==> flow/design.v <==
module converter_ascii_number (
	input [7:0] ascii_in,
	output[7:0] number_out);
	assign number_out = ascii_in;
endmodule
module operator_converter (
	input [7:0] in,
	output [7:0] out
);
localparam ADD = 0,
			SUB = 1,
			MULT = 2,
			DIV = 3;
assign out = (in == 8'd20) ? ADD : (in == 8'd21) ? SUB : (in == 8'd22) ? MULT : DIV;
endmodule
module convert_to_number
(
	input [7:0] num0,
	input [7:0] num1,
	input [7:0] num2,
	input [1:0] mode,
	output reg [7:0] out
);
always @(*) begin
	if (mode == 2'd0) begin
		out = num0;
	end
	else if (mode == 2'd1) begin
		out = num0*10 + num1;
	end
	else begin
		out = num0*100 + num1*10 + num2;
	end
end
endmodule
module divider (
	input clk,
	output rfd,
	input [7:0] dividend,
	input [7:0] divisor,
	output [7:0] quotient,
	output [7:0] fractional
);
	assign rfd = 1'b1;
	assign quotient = (divisor == 8'd0) ? 8'hFF : dividend / divisor;
	assign fractional = (divisor == 8'd0) ? dividend : dividend % divisor;
endmodule
module stack #(parameter size = 100)(
	input rst,
	input clk,
	input [7:0] data_in,
	input push_en,
	input pop_en,
	output [7:0] data_out,
	output is_empty	
);
	reg [7: 0] mem[size-1:0];
	reg[7:0] sp;
	always @(posedge clk) begin : proc_push
		if (rst)
			sp <= 0;
		else begin
			if (push_en) begin
				mem[sp] <= data_in;
				sp <= sp + 1;
			end
			if (pop_en) begin
					sp <= sp - 1'd1;
			end
		end
	end
	assign is_empty = (sp == 0);
	assign data_out = is_empty ? 8'd0 : mem[sp-1];
endmodule
module datapath (
	input clk,
	input rst,
	input num0_en,
	input num1_en,
	input num2_en,
	input index_cnt,
	input sel,
	input [1:0] mode,
	input operand_push,
	input operand_pop,
	input operator_push,
	input operator_pop,
	input num_clr,
	input result_en,
	input op1_en,
	input op2_en,
	input operator_en,
	output is_operand,
	output is_operator,
	output is_lt,
	output is_empty,
	output is_hash,
	output [7:0] data_out,
	output [7:0] rm,
	output rfd,
	output is_div,
	output op_is_empty,
	input [7:0] rom_data_in,
	output [6:0] rom_addr
);
localparam ADD = 0,
			SUB = 1,
			MULT = 2,
			DIV = 3;
wire [7:0] rom_data;
wire [7:0] converted_operator;
wire [7:0] converted_asci;
wire [7:0] convereted_decimal;
wire [7:0] top_operator;
wire [7:0] top_operand;
wire [7:0] operand_data_in;
wire [7:0] operator_data_in;
wire [7:0] divider_out, fractional;
wire operand_empty;
reg [7:0] num0, num1, num2;
reg [6:0] rom_index;
reg [7:0] result;
reg [7:0] op1, op2;
reg [7:0] operator;
assign rm = op2;
assign op_is_empty = is_empty;
assign rom_data = rom_data_in;
assign rom_addr = rom_index;
converter_ascii_number ascii_converter(rom_data, converted_asci);
convert_to_number decimal_converter(num0, num1, num2, mode, convereted_decimal);
operator_converter operator_converter(rom_data, converted_operator);
stack operands(.rst(rst), .clk(clk), .data_in(operand_data_in), .push_en(operand_push), .pop_en(operand_pop), .data_out(top_operand), .is_empty(operand_empty));
stack operators(.rst(rst), .clk(clk), .data_in(converted_operator), .push_en(operator_push), .pop_en(operator_pop), .data_out(top_operator), .is_empty(is_empty));
divider divider (
	.clk(clk),  
	.rfd(rfd),  
	.dividend(op1),  
	.divisor(op2),  
	.quotient(divider_out),  
	.fractional(fractional)
);  
assign is_div = top_operator == DIV;
assign data_out = top_operand;
assign operand_data_in = sel ? result : convereted_decimal;
assign is_operand = (rom_data >= 0 && rom_data < 10) ? 1 : 0;
assign is_operator = (rom_data >= 20 && rom_data <= 30) ? 1 : 0;
assign is_hash = rom_data == 8'd10;
assign is_lt = is_empty? 0: (converted_operator==ADD && (top_operator==SUB || top_operator==MULT || top_operator==DIV))
 		|| (converted_operator==SUB && (top_operator==MULT || top_operator==DIV)) 
		|| (converted_operator==DIV && (top_operator==MULT || top_operator==DIV));
always @(posedge clk) begin
	if (rst || num_clr) begin
		num0 <= 0;
		num1 <= 0;
		num2 <= 0;
	end
	else if (num0_en)
		num0 <= rom_data;
	else if (num1_en)
		num1 <= rom_data;
	else if (num2_en)
		num2 <= rom_data;
end
always @(posedge clk) begin
	if (rst) begin
		op1 <= 0;
		op2 <= 0;
	end
	else if (op1_en)
		op1 <= top_operand;
	else if (op2_en)
		op2 <= top_operand; 
end
always @(posedge clk) begin
	if (rst)
		operator <= 0;
	else if (operator_en)
		operator <= top_operator;
end
always @(posedge clk) begin
	if (rst)
		rom_index <= 0;
	else if (index_cnt)
		rom_index <= rom_index + 1;
end
always @(*) begin
	result = 0;
	begin
		if (operator == ADD) result = op1 + op2;
		else if (operator == SUB) result = op1 - op2;
		else if (operator == MULT) result = op1 * op2;
		else if (operator == DIV) result = divider_out;
	end
end
endmodule
module controller(
	input clk,
	input rst,
	input start,
	input is_operand,
	input is_operator,
	input is_lt,
	input is_empty,
	input is_hash,
	input is_div,
	input op_is_empty,
	output reg num0_en,
	output reg num1_en,
	output reg num2_en,
	output reg index_cnt,
	output reg sel,
	output reg operand_push,
	output reg operator_push,
	output reg operand_pop,
	output reg operator_pop,
	output reg num_clr,
	output reg result_en,
	output reg op1_en,
	output reg op2_en,
	output reg operator_en,
	output [1:0] mode,
	output reg done,
	output reg [4:0] ps
);
reg [4:0] ns, div_count;
reg [1:0] count;
assign mode = count-1;
always @(*) begin
	ns = 5'd0;
	case (ps)
		5'd0: if(start) ns = 1;
			else ns = 0;
		5'd1: if(is_operand) ns = 2;
			  else if(is_hash) ns = 9;
		5'd3: if(is_operator && is_lt==0) ns = 8;
				else if(is_operator && is_lt) ns = 17;
				else if (is_operand) ns=2;
			  else if(is_hash) ns = 9;
		5'd8: ns = 1;
		5'd10: if(op_is_empty) ns = 16;
				else ns = 11;
		5'd14: if(is_div &&  div_count<15 ) ns = 5'd14;
				else ns = 5'd15;
		5'd15: if(op_is_empty) ns = 16;
				else ns = 10;
		5'd16: ns = 16;
		5'd22: if(div_count<15 && is_div) ns = 5'd22;
				else ns = 5'd23;
		5'd24: ns = 1;
		default: ns = ps + 1;
	endcase
end
always @(posedge clk) begin
	if (rst) begin
		ps <= 5'd0;
		div_count <= 0;
	end
	else begin
		ps <= ns;
		if (ps==10)
			div_count <= 0;
		if (is_div && ps>10)
			div_count <= div_count + 1;
		if (ps==2)
			count <= count + 1;
		if (ps==1) begin
			count <= 0;
		end
	end
end
always @(*) begin
	num0_en = 0;
	num1_en = 0;
	num2_en = 0;
	index_cnt = 0;
	sel = 0;
	operand_push = 0;
	operator_push = 0;
	operand_pop = 0;
	operator_pop = 0;
	num_clr = 0;
	result_en = 0;
	op1_en = 0;
	op2_en = 0;
	operator_en = 0;
	done = 0;
	case (ps)
		5'd1:begin
			num_clr = 1;
		end
		5'd2: begin
			if (count==0)
				num0_en = 1;
			else if(count==1)
				num1_en = 1;
			else if (count==2)
				num2_en = 1;
			index_cnt = 1;
		end
		5'd8: begin
			operand_push = 1;
			operator_push = 1;
			index_cnt = 1;
		end
		5'd9: begin
			operand_push = 1;
		end
		5'd10: begin
			op2_en = 1;
			operator_en = 1;
		end
		5'd11: begin
			operand_pop = 1;
		end
		5'd12: begin
			op1_en = 1;
		end
		5'd13: begin
			operand_pop = 1;
		end
		5'd15: begin
			result_en = 1;
			operator_pop = 1;
			sel = 1;
			operand_push = 1;
		end
		5'd16: begin
			done = 1;
		end
		5'd17: begin
			operand_push = 1;
		end
		5'd18: begin
			op2_en = 1;
			operator_en = 1;
		end
		5'd19: begin
			operand_pop = 1;
		end
		5'd20: begin
			op1_en = 1;
		end
		5'd21: begin
			operand_pop = 1;
		end
		5'd23: begin
			operator_pop = 1;
			result_en = 1;
		end
		5'd24: begin
			sel = 1;
			operand_push = 1;
			operator_push = 1;
			index_cnt = 1;
		end
		default:
			sel = 0;
	endcase
end
endmodule
module calculator
(	
	input clk, 
	input rst,
	input start,
	input [7:0] rom_data,
	output [6:0] rom_addr,
	output done,
	output [7:0] result
);
wire is_operand, is_operator, is_lt, is_empty, is_hash,
	num0_en, num1_en, num2_en, index_cnt, sel, operand_push, operator_push,
	operand_pop, operator_pop, num_clr, result_en, op1_en, op2_en, operator_en, rfd, is_div, op_is_empty;
wire [1:0] mode;
wire [7:0] data_out, inx;
wire [4:0] ps;
controller ctrl(clk, rst, start, is_operand, is_operator, is_lt, is_empty, is_hash, is_div, op_is_empty,
				num0_en, num1_en, num2_en, index_cnt, sel, operand_push, operator_push,
				operand_pop, operator_pop, num_clr, result_en, op1_en, op2_en,
				operator_en, mode, done, ps);
datapath dp(clk, rst, num0_en, num1_en, num2_en, index_cnt, sel, mode, operand_push,
			operand_pop, operator_push, operator_pop, num_clr, result_en, op1_en,
			op2_en, operator_en, is_operand, is_operator, is_lt, is_empty, is_hash, data_out, inx, rfd, is_div, op_is_empty,
			rom_data, rom_addr);
assign result = data_out;
endmodule
Tool chain data of calculator

The steps from the RTL of calculator to its reports follow in flow order.
Line numbers count from 1 in the design file above.
Library cell names are shortened.
Not given: --

Top: calculator
Clock: clk
Library: sky130hd
Corner: tt_025C_1v80

Word level

Source: Yosys, flattened and elaborated, memories not mapped. Widths are those after wreduce. Registers that Yosys merges into a memory's read port (data or address) are not register bits. Print and check cells do not count.
Yosys's memory passes give these memory sizes; they may raise the number of words (mostly to a power of two), join words into wider ones and drop unused or constant bits.

$add $sub $neg: 16
Multiply operators: 4
Div/mod/pow operators: 1
Magnitude comparators: 6
Equality and inequality tests: 35
Muxes and demuxes: 64
Bitwise gates (word level): 5
Reduce/logical cells: 39

Operator list:

| operator                                             | number |
| 2-to-1 mux 8 bit                                     | 18 |
| divider 8 x 8 -> 8 bit                               | 1 |
| multiplier 8 x 8 -> 8 bit                            | 1 |
| multiplier 8 x 3 -> 7 bit (second input constant)    | 2 |
| equality test 5 bit (second input constant)          | 9 |
| parallel mux 5 bit (select 9 bit)                    | 1 |
| equality test 5 x 4 -> 1 bit (second input constant) | 8 |
| multiplier 8 x 5 -> 6 bit (second input constant)    | 1 |
| zero test 8 bit                                      | 5 |
| 2-to-1 mux 5 bit                                     | 7 |
| equality test 8 x 2 -> 1 bit (second input constant) | 4 |
| adder 8 bit                                          | 4 |
| 2-to-1 mux 1 bit                                     | 30 |
| 2-to-1 mux 7 bit                                     | 4 |
| equality test 8 x 5 -> 1 bit (second input constant) | 3 |
| adder 8 x 1 -> 8 bit (second input constant)         | 2 |
| subtractor 8 x 1 -> 8 bit (second input constant)    | 2 |
| equality test 8 x 1 -> 1 bit (second input constant) | 2 |
| subtractor 7 x 1 -> 7 bit (second input constant)    | 2 |
| OR reduction 2 bit                                   | 5 |
| adder 5 x 1 -> 5 bit (second input constant)         | 2 |
| equality test 5 x 2 -> 1 bit (second input constant) | 2 |
| logical AND 1 bit                                    | 9 |
| nonzero test 2 bit                                   | 4 |
| >= comparator 8 x 1 -> 1 bit (second input constant) | 1 |
| < comparator 8 x 4 -> 1 bit (second input constant)  | 1 |
| equality test 8 x 4 -> 1 bit (second input constant) | 1 |
| >= comparator 8 x 5 -> 1 bit (second input constant) | 1 |

Other operator kinds: 21; their cells: 38.

Bits in registers: 83
Bits in writable memories: 1600
Memories kept: 2
Input bits: 11
Output and inout port bits: 16
Word-level cells: 184

Memory list:

| name             | words | width | read ports | write ports | RTL line | text |
| dp.operands.mem  | 100   | 8     | 1          | 1           | 57       | `reg [7: 0] mem[size-1:0];` |
| dp.operators.mem | 100   | 8     | 1          | 1           | 57       |  |

Logic depth

Depth = most cells in a row (Yosys ltp): at word level without a register or memory, in the mapped netlist without a sequential cell, where the memories' decode and read muxes count.

Depth in word-level cells: 13
ABC_AREA: 1
Mapped depth: 69
Depth with buffers taken out: 69

Netlist

Yosys stat after the flow's synthesis: flattened, memories mapped to cells. It holds for the ABC_AREA given above (unset counts as 0); a run with the other value may have another netlist.

Mapped cells: 4571
Mapped area: 49490.0 um^2
Area of sequential cells: 31590.3 um^2
Flip-flops: 1077
Buffers: 259

Cells by type:

| type     | number | total area (um^2) |
| edfxtp_1 | 1002   | 3.01E+04 |
| nand2_1  | 1019   | 3.82E+03 |
| nand3_1  | 501    | 2.51E+03 |
| a21oi_1  | 364    | 1.82E+03 |
| ha_1     | 125    | 1564 |
| dfxtp_1  | 75     | 1501.44 |
| nor2_1   | 364    | 1366.31 |
| o21ai_0  | 188    | 940.902 |
| inv_1    | 219    | 822.038 |
| a22oi_1  | 108    | 810.778 |
| buf_2    | 133    | 665.638 |
| fa_1     | 25     | 500.48 |
| xor2_1   | 40     | 350.336 |
| clkbuf_1 | 85     | 319.056 |
| xnor2_1  | 32     | 280.269 |
| o211ai_1 | 29     | 217.709 |
| nand3_2  | 16     | 160.154 |
| nor3_1   | 30     | 150.144 |

Other cell types: 46; their cells: 216.

Worst setup path after synthesis

Path of least setup slack by OpenSTA after synthesis, without wires, with an ideal clock, recovery checks aside; 20% of the period is set as input and as output delay. Where synthesis merged equal registers, the netlist keeps one of their names.

Path type: reg-to-reg
Start point: register dp.op2[0]
End point: memory dp.operands.mem[0][0]
Period: 12.0 ns
Library setup time: 0.741 ns
Time at the first pin: 0.000 ns
Arrival: 11.457 ns
Data required time: 11.259 ns
Setup slack: -0.198 ns
Delay of the path: 12.198 ns
Stages on the path: 70
Buffers on the path: 0
Period reached after synthesis: 12.198 ns

"delay of the path" is the arrival time less input delay plus setup time.
"stages on the path": output pins that drive a net of the path, with the launching flip-flop's if there is one; two outputs of one cell count as two.
"period reached after synthesis" is the clock period less the worst setup slack; recovery checks do not enter. This is arithmetic on one report: input and output delays are still those of the set period (20% each).
Between the ends stands the longest chain of elaborated cells between them, by number of cells; it is not shown to be the way that was timed. Of several equally long chains one is given.
A line is the first line of the expression or statement that the cell stems from. Yosys adds cells for indexed reads and writes and turns some case tables into memories.

Path through: dfxtp_1 > inv_1 > ha_1 > nor2_1 > nor2_1 > nand2_1 > nand2_1 > nand2_1 > ha_1 > o21ai_0 > nand2_1 > nand2_1 > nand2_1 > o21ai_2 > ha_1 > inv_1 > o21bai_1 > nand2_1 > [34 not listed] > o21a_1 > inv_1 > ha_1 > a21oi_1 > o21ai_0 > or2_2 > a21oi_1 > o21ai_0 > or2_2 > nand3_1 > nand2_1 > ha_1 > nand2_1 > inv_1 > nand3_1 > o311ai_0 > nand2_1 > a21oi_1
Cells in the longest elaborated chain: 9
Elaborated cells on any way between the ends: 13
Those cells by class: add/sub: 2; mul: 1; div: 1; mux: 8; reduce/logical: 1

RTL lines, path after synthesis:

| item                   | RTL line | text |
| start, declared        | 123      | `reg [7:0] op1, op2;` |
| start, assigned        | 167      | `op2 <= 0;` |
| start, assigned        | 172      | `op2 <= top_operand;` |
| divider 8 x 8 -> 8 bit | 45       | `assign quotient = (divisor == 8'd0) ? 8'hFF : dividend / divisor;` |
| 2-to-1 mux 8 bit       | 45       |  |
| 2-to-1 mux 8 bit       | 192      | `else if (operator == DIV) result = divider_out;` |
| 2-to-1 mux 8 bit       | 191      | `else if (operator == MULT) result = op1 * op2;` |
| 2-to-1 mux 8 bit       | 190      | `else if (operator == SUB) result = op1 - op2;` |
| 2-to-1 mux 8 bit       | 189      | `if (operator == ADD) result = op1 + op2;` |
| 2-to-1 mux 8 bit       | 144      | `assign operand_data_in = sel ? result : convereted_decimal;` |
| 2-to-1 mux 8 bit       | 63       | `if (push_en) begin` |
| 2-to-1 mux 8 bit       | 60       | `if (rst)` |
| end, declared          | 57       | `reg [7: 0] mem[size-1:0];` |

Path in the finished layout

Path of least setup slack in the final report of record 1 (OpenROAD, finished layout, wires in). Where an end is a register, its clock arrival counts in the times.

Path type: reg-to-reg
Start point: register dp.op2[0]
End point: memory dp.operands.mem[31][0]
Period: 11.7 ns
Library setup time: 0.13 ns
Time at the first pin: 0.73 ns
Arrival: 10.04 ns
Data required time: 12.35 ns
Setup slack: 2.31 ns
Stages on the path: 70
Buffers on the path: 4

Between the ends stands the longest chain of elaborated cells between them, by number of cells; it is not shown to be the way that was timed. Of several equally long chains one is given.

Path through: dfxtp_4 > inv_8 > ha_4 > nor2_2 > nor2_2 > nand2_1 > nand2_2 > nand2_2 > ha_4 > o21ai_4 > nand2_2 > nand2_2 > nand2_2 > o21ai_2 > ha_1 > inv_1 > o21bai_1 > nand2_1 > [34 not listed] > o21ai_2 > or2_4 > a21oi_2 > o21ai_2 > or2_4 > nand3_2 > nand2_2 > ha_4 > nand2_4 > inv_4 > nand3_2 > o311ai_2 > nand2_1 > a21oi_4 > buf_12 > buf_12 > buf_12 > clkbuf_16
Cells in the longest elaborated chain: 9
Elaborated cells on any way between the ends: 13
Those cells by class: add/sub: 2; mul: 1; div: 1; mux: 8; reduce/logical: 1

RTL lines, path post-layout:

| item                   | RTL line | text |
| start, declared        | 123      | `reg [7:0] op1, op2;` |
| start, assigned        | 167      | `op2 <= 0;` |
| start, assigned        | 172      | `op2 <= top_operand;` |
| divider 8 x 8 -> 8 bit | 45       | `assign quotient = (divisor == 8'd0) ? 8'hFF : dividend / divisor;` |
| 2-to-1 mux 8 bit       | 45       |  |
| 2-to-1 mux 8 bit       | 192      | `else if (operator == DIV) result = divider_out;` |
| 2-to-1 mux 8 bit       | 191      | `else if (operator == MULT) result = op1 * op2;` |
| 2-to-1 mux 8 bit       | 190      | `else if (operator == SUB) result = op1 - op2;` |
| 2-to-1 mux 8 bit       | 189      | `if (operator == ADD) result = op1 + op2;` |
| 2-to-1 mux 8 bit       | 144      | `assign operand_data_in = sel ? result : convereted_decimal;` |
| 2-to-1 mux 8 bit       | 63       | `if (push_en) begin` |
| 2-to-1 mux 8 bit       | 60       | `if (rst)` |
| end, declared          | 57       | `reg [7: 0] mem[size-1:0];` |

Some nets on the timed path still bear RTL names; the line given drives or declares the net.

Named nets, post-layout:

| signal                | RTL line |
| dp.operand_data_in[0] | 144 |

Lab notebook: calculator

Record of 2 stored runs of the RTL-to-layout flow on calculator, platform sky130hd. The runs are unordered. Constraints: input delay and output delay 20% of the set period each, output load 0.01 pF.
"reached clock period" = clock period - worst setup slack. The figure is calculated, with input and output delays left at 20% of the set period.
By "allowed time less slack (worst setup path)" is meant the share of the clock period that the worst setup path is allowed (20% is reserved at inputs, 20% at outputs), minus its slack. Clock arrival times at its registers enter into it.
A setting shown as . is not set for that run.

| item                                            | record 1   | record 2   |
| ABC_AREA                                        | 1          | 0          |
| CAP_MARGIN                                      | 10         | 10         |
| CELL_PAD_IN_SITES_DETAIL_PLACEMENT              | 0          | .          |
| CELL_PAD_IN_SITES_GLOBAL_PLACEMENT              | 3          | .          |
| CORE_UTILIZATION                                | 22         | 53         |
| CTS_CLUSTER_SIZE                                | 100        | .          |
| GPL_ROUTABILITY_DRIVEN                          | 0          | .          |
| GPL_TIMING_DRIVEN                               | 0          | 0          |
| MAX_ROUTING_LAYER                               | met4       | met5       |
| SETUP_SLACK_MARGIN                              | 2.89       | 1.87       |
| SLEW_MARGIN                                     | 35         | 20         |
| period_ns                                       | 11.7       | 11.6       |
| CORE_MARGIN                                     | 2          | 2          |
| MIN_ROUTING_LAYER                               | .          | met2       |
| PLACE_DENSITY                                   | .          | 0.45       |
| allowed time less slack (worst setup path) (ns) | 9.39       | 11.35      |
| class of the worst setup path                   | reg-to-reg | reg-to-reg |
| standard-cell area of the final layout (um^2)   | 60192.7    | 54949.0    |
| post-route setup TNS (ns)                       | 0.000      | 0.000      |
| utilization after routing (%)                   | 26.8       | 62.1       |
| chip area in the Yosys report (um^2)            | 49490.0    | 47456.8    |
| lowest setup slack (ns)                         | 2.306      | 0.249      |
| reached clock period (ns)                       | 9.394      | 11.351     |
| worst hold slack in the final report (ns)       | 0.458      | 0.491      |
| total die area (um^2)                           | 228766.0   | 91951.5    |
